==> flow/design.v <==
`default_nettype none
`timescale 1ns / 1ps
module register(
    input wire [4:0] R_Addr_A,
    input wire [4:0] R_Addr_B,
    input wire [4:0] W_Addr,
    input wire [31:0] W_Data,
    output wire [31:0] R_Data_A,
    output wire [31:0] R_Data_B,
    input wire CLK,
    input wire RST,
    input wire WE
    );
reg [31:0] r [0:31];
assign R_Data_A = r[R_Addr_A];
assign R_Data_B = r[R_Addr_B];
integer i;
always @ (posedge RST or posedge CLK)
begin
	if (RST) begin
		for (i = 0; i < 32; i = i + 1)
			r[i] <= 0;
	end else begin
		if (WE && W_Addr) r[W_Addr] <= W_Data;
	end
end
endmodule
`default_nettype none
`timescale 1ns / 1ps
module ALU(
    input wire [31:0] A,
    input wire [31:0] B,
    input wire [2:0] ALU_OP,
	input wire RST,
    output reg [31:0] F,
    output reg ZF,
    output reg OF
    );
always @* begin
	if (RST) begin
		F = 0;
		ZF = 0;
		OF = 0;
	end else begin
		case (ALU_OP)
			0: begin F = A & B; OF = 0; end
			1: begin F = A | B; OF = 0; end
			2: begin F = A ^ B; OF = 0; end
			3: begin F = ~(A | B); OF = 0; end
			4: begin {OF, F} = A + B; end
			5: begin {OF, F} = A - B; end
			6: begin F = A < B; OF = 0; end
			7: begin {OF, F} = B << A; end
			default: begin F = 0; OF = 0; end
		endcase
		ZF = F == 0 ? 1: 0;
	end
end
endmodule
`default_nettype none
`timescale 1ns / 1ps
module opt(
    input wire [5:0] OP,
    input wire [5:0] func,
    output reg WE,
    output reg [2:0] ALU_OP
    );
always @* begin
	ALU_OP = 3'b000;
	if (!OP) begin
		WE = 1;
		case (func)
			6'b100000: ALU_OP = 3'b100;
			6'b100010: ALU_OP = 3'b101;
			6'b100100: ALU_OP = 3'b000;
			6'b100101: ALU_OP = 3'b001;
			6'b100110: ALU_OP = 3'b010;
			6'b100111: ALU_OP = 3'b011;
			6'b101011: ALU_OP = 3'b110;
			6'b000100: ALU_OP = 3'b111;
		endcase
	end else begin
		WE = 0;
	end
end
endmodule
`default_nettype none
`timescale 1ns / 1ps
module CPU(
    input wire CLK,
    input wire RST,
	output wire [31:0]ALU_OUT,
	output wire ALU_OF,
	output wire ALU_ZF,
	output wire [31:0] dbg_inst,
	output wire [31:0] dbg_a,
    output wire [31:0] dbg_b,
	output wire [2:0] dbg_op,
	output wire reg_write_enable,
	output wire [31:0]alu_output,
	output wire [5:0] inst_addr,
	input wire [31:0] inst_data
    );
reg [31:0] PC;  
always @(posedge CLK or posedge RST)
begin
	if (RST) PC <= 0;
	else begin
		PC <= PC + 4;
	end
end
reg [31:0]inst_code;
always @(posedge CLK or posedge RST)
begin
	if (RST) inst_code <= 0;
	else inst_code <= inst_data;
end
assign dbg_inst = inst_code;
assign inst_addr = PC[7:2];
wire [5:0]op = inst_code[31:26];
wire [4:0]rs = inst_code[25:21];
wire [4:0]rt = inst_code[20:16];
wire [4:0]rd = inst_code[15:11];
wire [5:0]shamt = inst_code[10:6];
wire [5:0]func = inst_code[5:0];
wire [31:0]alu_input_A, alu_input_B;
register r(
	.R_Addr_A(rs),
	.R_Addr_B(rt),
	.W_Addr(rd),
	.R_Data_A(alu_input_A),
	.R_Data_B(alu_input_B),
	.W_Data(alu_output),
	.CLK(CLK),
	.RST(RST),
	.WE(reg_write_enable)
);
wire [2:0]alu_op;
wire alu_of, alu_zf;
opt o(
	.OP(op),
	.func(func),
	.ALU_OP(alu_op),
	.WE(reg_write_enable)
);
ALU a(
	.ALU_OP(alu_op),
	.A(alu_input_A),
	.B(alu_input_B),
	.F(alu_output),
	.OF(alu_of),
	.ZF(alu_zf),
	.RST(RST)
);
assign ALU_OUT = alu_output;
assign ALU_OF = alu_of;
assign ALU_ZF = alu_zf;
assign dbg_a = alu_input_A;
assign dbg_b = alu_input_B;
assign dbg_op = alu_op;
endmodule
# Reports on CPU
# Each step is given for the RTL above and for the edited RTL.
# "orig" refers to lines of the RTL above, "edited" to lines of the edited file.
# "delta" is "edited" less "orig", of the values as shown; "rel_change_pct" is that difference over "orig", in percent.
# Cell names lack the library's common part.
# Not given: --
[setup]
top = "CPU"
clock = "CLK"
library = "sky130hd"
corner = "tt_025C_1v80"

# Edit of the RTL
# Unified diff, file above to edited file.
# This change comes from a script, not from a designer. The edited design behaves differently; no optimisation was intended.
# begin of diff
@@ -48,5 +48,4 @@
 			2: begin F = A ^ B; OF = 0; end
 			3: begin F = ~(A | B); OF = 0; end
-			4: begin {OF, F} = A + B; end
 			5: begin {OF, F} = A - B; end
 			6: begin F = A < B; OF = 0; end
# end of diff

# After elaboration
# Source: Yosys, flattened and elaborated. Widths are those after wreduce. Registers that Yosys merges into a memory's read port (data or address) are not register bits. Print and check cells do not count. Equal cells are merged and count once.
[op_classes]
columns = ["item", "orig", "edited", "delta", "rel_change_pct"]
rows = [
  ["add_sub_neg", 3, 2, -1, -33.33],
  ["n_mul", 0, 0, 0, "--"],
  ["div_mod_pow", 0, 0, 0, "--"],
  ["compare", 1, 1, 0, 0.00],
  ["equal", 107, 106, -1, -0.93],
  ["shifts", 1, 1, 0, 0.00],
  ["n_mux", 12, 12, 0, 0.00],
  ["bitwise", 4, 4, 0, 0.00],
  ["reduce_and_logical", 40, 39, -1, -2.50],
]
[op_table]
columns = ["operator", "orig", "edited", "delta", "rel_change_pct"]
rows = [
  ["== test 3 bit (second input constant)", 4, 3, -1, -25.00],
  ["adder 32 x 32 -> 33 bit", 1, 0, -1, -100.00],
  ["parallel mux 1 bit (select 4 bit)", 1, 0, -1, -100.00],
  ["parallel mux 32 bit (select 8 bit)", 1, 0, -1, -100.00],
  ["OR reduction 5 bit", 1, 0, -1, -100.00],
  ["parallel mux 1 bit (select 2 bit)", 0, 1, 1, "--"],
  ["parallel mux 32 bit (select 7 bit)", 0, 1, 1, "--"],
]
# Unchanged operator kinds not shown: 28.
[bits]
columns = ["item", "orig", "edited", "delta", "rel_change_pct"]
rows = [
  ["ff_bits", 1088, 1088, 0, 0.00],
  ["latchBits", 0, 0, 0, "--"],
  ["ram_bits", 0, 0, 0, "--"],
  ["romBits", 0, 0, 0, "--"],
  ["clocked_rd_ports_x_width", 0, 0, 0, "--"],
  ["n_memories", 0, 0, 0, "--"],
  ["elab_cells", 202, 199, -3, -1.49],
]

# Depth
# Depth = most cells in a row (Yosys ltp): at word level without a register or memory, in the mapped netlist without a sequential cell, where the memories' decode and read muxes count.
[logic_depth]
columns = ["item", "orig", "edited", "delta", "rel_change_pct"]
rows = [
  ["depth_word", 9, 9, 0, 0.00],
  ["ABC_AREA", "0", "0", "--", "--"],
  ["depth_mapped", 32, 31, -1, -3.12],
]

# Mapped cells and area
# Source: synth_stat.txt of the flow (Yosys; design flattened, memories mapped). It holds for the ABC_AREA given above (unset counts as 0); a run with the other value may have another netlist.
[types]
columns = ["cell", "orig", "edited", "delta", "rel_change_pct"]
rows = [
  ["nand3_1", 660, 899, 239, 36.21],
  ["o21ai_0", 891, 1003, 112, 12.57],
  ["nand4_1", 212, 293, 81, 38.21],
  ["o21ai_1", 114, 37, -77, -67.54],
  ["a22oi_1", 339, 273, -66, -19.47],
  ["clkbuf_1", 554, 489, -65, -11.73],
  ["mux2_2", 65, 3, -62, -95.38],
  ["buf_2", 102, 147, 45, 44.12],
  ["a22o_1", 60, 23, -37, -61.67],
  ["buf_6", 5, 38, 33, 660.00],
  ["o31ai_1", 17, 41, 24, 141.18],
  ["a21oi_1", 122, 102, -20, -16.39],
  ["a221oi_1", 51, 31, -20, -39.22],
  ["nand2b_1", 36, 17, -19, -52.78],
  ["a31oi_1", 40, 22, -18, -45.00],
  ["mux2_1", 17, 0, -17, -100.00],
  ["and3_1", 308, 324, 16, 5.19],
  ["nor3_1", 60, 45, -15, -25.00],
]
# Unchanged cell types not shown: 13.
# Not every row of either side is listed.
[mapped]
columns = ["item", "orig", "edited", "delta", "rel_change_pct"]
rows = [
  ["mapped_cells", 7123, 7191, 68, 0.95],
  ["synth_area_um2", 60102.6, 59856.2, -246.4, -0.41],
  ["seqArea_um2", 26575.5, 26575.5, 0.0, 0.00],
  ["ffs", 1062, 1062, 0, 0.00],
  ["buffers", 749, 756, 7, 0.93],
]
# By module: a second synthesis without flattening, with its own total; a netlist apart from the flattened one above.
[hier_totals]
columns = ["item", "orig", "edited", "delta", "rel_change_pct"]
rows = [
  ["hier_cells", 5685, 5453, -232, -4.08],
  ["hier_area_um2", 60952.2, 59489.6, -1462.6, -2.40],
]
# Each row is one instance without its submodules.
[modules_orig]
columns = ["module", "n_inst", "cells", "area_um2"]
rows = [
  ["register", 1, 4385, 51440.6],
  ["ALU", 1, 1199, 8111.5],
  ["CPU", 1, 81, 1267.5],
  ["opt", 1, 20, 132.6],
]
[modules_edited]
columns = ["module", "n_inst", "cells", "area_um2"]
rows = [
  ["register", 1, 4385, 51440.6],
  ["ALU", 1, 967, 6648.9],
  ["CPU", 1, 81, 1267.5],
  ["opt", 1, 20, 132.6],
]

# Worst setup path after synthesis
# Source: OpenSTA report_checks on the synthesized netlist (no wires, ideal clock, input and output delay 20% of the period each), path of least setup slack; recovery checks are left aside. Register names are those of the netlist, which keeps one name where synthesis merged equal registers.
[synth_path]
columns = ["item", "orig", "edited", "delta", "rel_change_pct"]
rows = [
  ["kind", "input to output", "input to output", "--", "--"],
  ["start", "input port RST", "input port RST", "--", "--"],
  ["end", "output port alu_output[27]", "output port alu_output[1]", "--", "--"],
  ["tclk_ps", 12000, 12000, 0, 0.00],
  ["t_arrival_ps", 37747, 37324, -423, -1.12],
  ["required_time_ps", 9600, 9600, 0, 0.00],
  ["setup_slack_ps", -28147, -27724, 423, "--"],
  ["delay_ps", 35347, 34924, -423, -1.20],
  ["driving_pins", 6, 6, 0, 0.00],
  ["synth_period_reached_ps", 40147, 39724, -423, -1.05],
]
# "delay_ps" = arrival - input delay + setup time.
# At an output port there is no setup time.
# "driving_pins": output pins that drive a net of the path, with the launching flip-flop's if there is one; two outputs of one cell count as two.
# "synth_period_reached_ps" is the clock period less the worst setup slack; recovery checks do not enter. This is arithmetic on one report: input and output delays are still those of the set period (20% each).
# Between the ends stands the longest chain of elaborated cells between them, by number of cells; it is not shown to be the way that was timed. Of several equally long chains one is given.
# Each line given opens the expression or statement behind the cell; cells for indexed reads and writes are added by Yosys, which also makes memories of some case tables.
[synth_via_orig]
path_cell_list = "inv_1 -> buf_2 -> buf_1 -> and2_4 -> buf_6 -> buf_4"
elab_chain_len = 2
cone_cells = 2
lines_between = 1
[synth_rtl_orig]
columns = ["item", "line", "rtl"]
rows = [
  ["from (decl)", 91, "input wire RST,"],
  ["two-way mux 32 bit x2", 40, "if (RST) begin"],
  ["to (decl)", 100, "output wire [31:0]alu_output,"],
]
# Nets of the timed path that keep an RTL name, with a line that drives or declares them; the list need not be complete.
[synth_nets_orig]
columns = ["net", "line"]
rows = [
  ["ALU_OUT[27]", 40],
]
[synth_via_edited]
path_cell_list = "clkinv_1 -> buf_1 -> nand2_1 -> clkbuf_1 -> inv_1 -> buf_4"
elab_chain_len = 2
cone_cells = 2
lines_between = 1
[synth_rtl_edited]
columns = ["item", "line", "rtl"]
rows = [
  ["from (decl)", 90, "input wire RST,"],
  ["two-way mux 32 bit x2", 40, "if (RST) begin"],
  ["to (decl)", 99, "output wire [31:0]alu_output,"],
]
[synth_nets_edited]
columns = ["net", "line"]
rows = [
  ["ALU_OUT[1]", 40],
]

# Worst path after layout
# Path of least setup slack in the final report of the runs of set A (OpenROAD, finished layout, wires in). Where an end is a register, its clock arrival counts in the times.
# The path's times are printed in steps of 10 ps; the period is the one set.
[layout_path]
columns = ["item", "orig", "edited", "delta", "rel_change_pct"]
rows = [
  ["kind", "register to output", "register to output", "--", "--"],
  ["start", "register inst_code[16]", "register inst_code[25]", "--", "--"],
  ["end", "output port ALU_ZF", "output port ALU_ZF", "--", "--"],
  ["tclk_ps", 12000, 12000, 0, 0.00],
  ["t_arrival_ps", 8930, 9040, 110, 1.23],
  ["required_time_ps", 9600, 9600, 0, 0.00],
  ["setup_slack_ps", 670, 560, -110, "--"],
  ["driving_pins", 25, 24, -1, -4.00],
]
# Between the ends stands the longest chain of elaborated cells between them, by number of cells; it is not shown to be the way that was timed. Of several equally long chains one is given.
[layout_via_orig]
path_cell_list = "dfrtp_4 -> nor2_4 -> and2_2 -> buf_4 -> a222oi_1 -> nand3_1 -> o32a_1 -> inv_1 -> ha_1 -> inv_1 -> a2111oi_0 -> o31ai_2 -> nand2_1 -> o31ai_2 -> a21oi_2 -> o311a_1 -> a21oi_1 -> a221oi_1 -> nor2b_1 -> o22a_1 -> a21oi_1 -> o32ai_1 -> nand4b_1 -> nor2_2 -> clkdlybuf4s50_1"
elab_chain_len = 9
cone_cells = 46
[layout_rtl_orig]
columns = ["item", "line", "rtl"]
rows = [
  ["from (decl)", 112, "reg [31:0]inst_code;"],
  ["from (assign)", 115, "if (RST) inst_code <= 0;"],
  ["from (assign)", 116, "else inst_code <= inst_data;"],
  ["== test 5 bit", 16, "assign R_Data_B = r[R_Addr_B];"],
  ["parallel mux 32 bit (select 32 bit)", 16, ""],
  ["bitwise OR 32 bit", 49, "3: begin F = ~(A | B); OF = 0; end"],
  ["inverter 32 bit", 49, ""],
  ["parallel mux 32 bit (select 8 bit)", 45, "case (ALU_OP)"],
  ["two-way mux 32 bit", 40, "if (RST) begin"],
  ["logical NOT 32 bit", 56, "ZF = F == 0 ? 1: 0;"],
  ["two-way mux 1 bit", 56, ""],
  ["two-way mux 1 bit", 40, ""],
  ["to (decl)", 94, "output wire ALU_ZF,"],
]
[layout_via_edited]
path_cell_list = "dfrtp_4 -> and3b_4 -> buf_4 -> nand3_1 -> nand4_1 -> or4_1 -> o32a_1 -> inv_1 -> ha_1 -> nor2_1 -> a211oi_1 -> a31oi_1 -> a211o_1 -> and4_1 -> a2111o_1 -> mux2i_1 -> nor2_1 -> a22oi_1 -> nand2_1 -> nand3_1 -> or4_1 -> or4_1 -> nor4_2 -> clkdlybuf4s50_1"
elab_chain_len = 9
cone_cells = 45
[layout_rtl_edited]
columns = ["item", "line", "rtl"]
rows = [
  ["from (decl)", 111, "reg [31:0]inst_code;"],
  ["from (assign)", 114, "if (RST) inst_code <= 0;"],
  ["from (assign)", 115, "else inst_code <= inst_data;"],
  ["== test 5 bit", 15, "assign R_Data_A = r[R_Addr_A];"],
  ["parallel mux 32 bit (select 32 bit)", 15, ""],
  ["bitwise OR 32 bit", 49, "3: begin F = ~(A | B); OF = 0; end"],
  ["inverter 32 bit", 49, ""],
  ["parallel mux 32 bit (select 7 bit)", 45, "case (ALU_OP)"],
  ["two-way mux 32 bit", 40, "if (RST) begin"],
  ["logical NOT 32 bit", 55, "ZF = F == 0 ? 1: 0;"],
  ["two-way mux 1 bit", 55, ""],
  ["two-way mux 1 bit", 40, ""],
  ["to (decl)", 93, "output wire ALU_ZF,"],
]

# Layout results
# Both versions went through the flow (Yosys, OpenROAD) with the same settings in each pair. Constraints: input delay and output delay 20% of the set period each, output load 0.01 pF.
[flow_settings_set_A]
CELL_PAD_IN_SITES_DETAIL_PLACEMENT = 1
CELL_PAD_IN_SITES_GLOBAL_PLACEMENT = 2
CORE_UTILIZATION = 30
GPL_ROUTABILITY_DRIVEN = 1
PLACE_DENSITY = 0.45
SETUP_SLACK_MARGIN = 0.5
period_ns = 12.0
CAP_MARGIN = 20
CORE_MARGIN = 2
SLEW_MARGIN = 20
[measured_set_A]
columns = ["item", "orig", "edited", "delta", "rel_change_pct"]
rows = [
  ["synth_chip_area_um2", 60102.6, 59856.2, -246.4, -0.41],
  ["design.die.area_um2", 203938.0, 203108.0, -830.0, -0.41],
  ["finalCellArea_um2", 71492.3, 70264.9, -1227.4, -1.72],
  ["utilization_frac", 0.358, 0.355, -0.003, "--"],
  ["fin_ws_ps", 667, 564, -103, "--"],
  ["tns_ps", 0, 0, 0, "--"],
  ["worst_hold_slack_ps", 405, 405, 0, "--"],
  ["power_total_mw", 10.948, 10.716, -0.232, -2.12],
]
[flow_settings_set_B]
CAP_MARGIN = 10
CELL_PAD_IN_SITES_DETAIL_PLACEMENT = 1
CELL_PAD_IN_SITES_GLOBAL_PLACEMENT = 1
CORE_UTILIZATION = 18
CTS_CLUSTER_SIZE = 29
GPL_ROUTABILITY_DRIVEN = 1
MIN_ROUTING_LAYER = "met1"
PLACE_DENSITY_LB_ADDON = 0.01
SETUP_SLACK_MARGIN = 1.16
period_ns = 9.44
CORE_MARGIN = 2
SLEW_MARGIN = 20
[measured_set_B]
columns = ["item", "orig", "edited", "delta", "rel_change_pct"]
rows = [
  ["synth_chip_area_um2", 60102.6, 59856.2, -246.4, -0.41],
  ["design.die.area_um2", 338544.0, 337160.0, -1384.0, -0.41],
  ["finalCellArea_um2", 83221.1, 80722.4, -2498.7, -3.00],
  ["utilization_frac", 0.25, 0.244, -0.006, "--"],
  ["fin_ws_ps", 315, 227, -88, "--"],
  ["tns_ps", 0, 0, 0, "--"],
  ["worst_hold_slack_ps", 404, 404, 0, "--"],
  ["power_total_mw", 15.760, 15.470, -0.290, -1.84],
]
# "power_total_mw": no workload was simulated; the value follows from the tool's default switching activity.
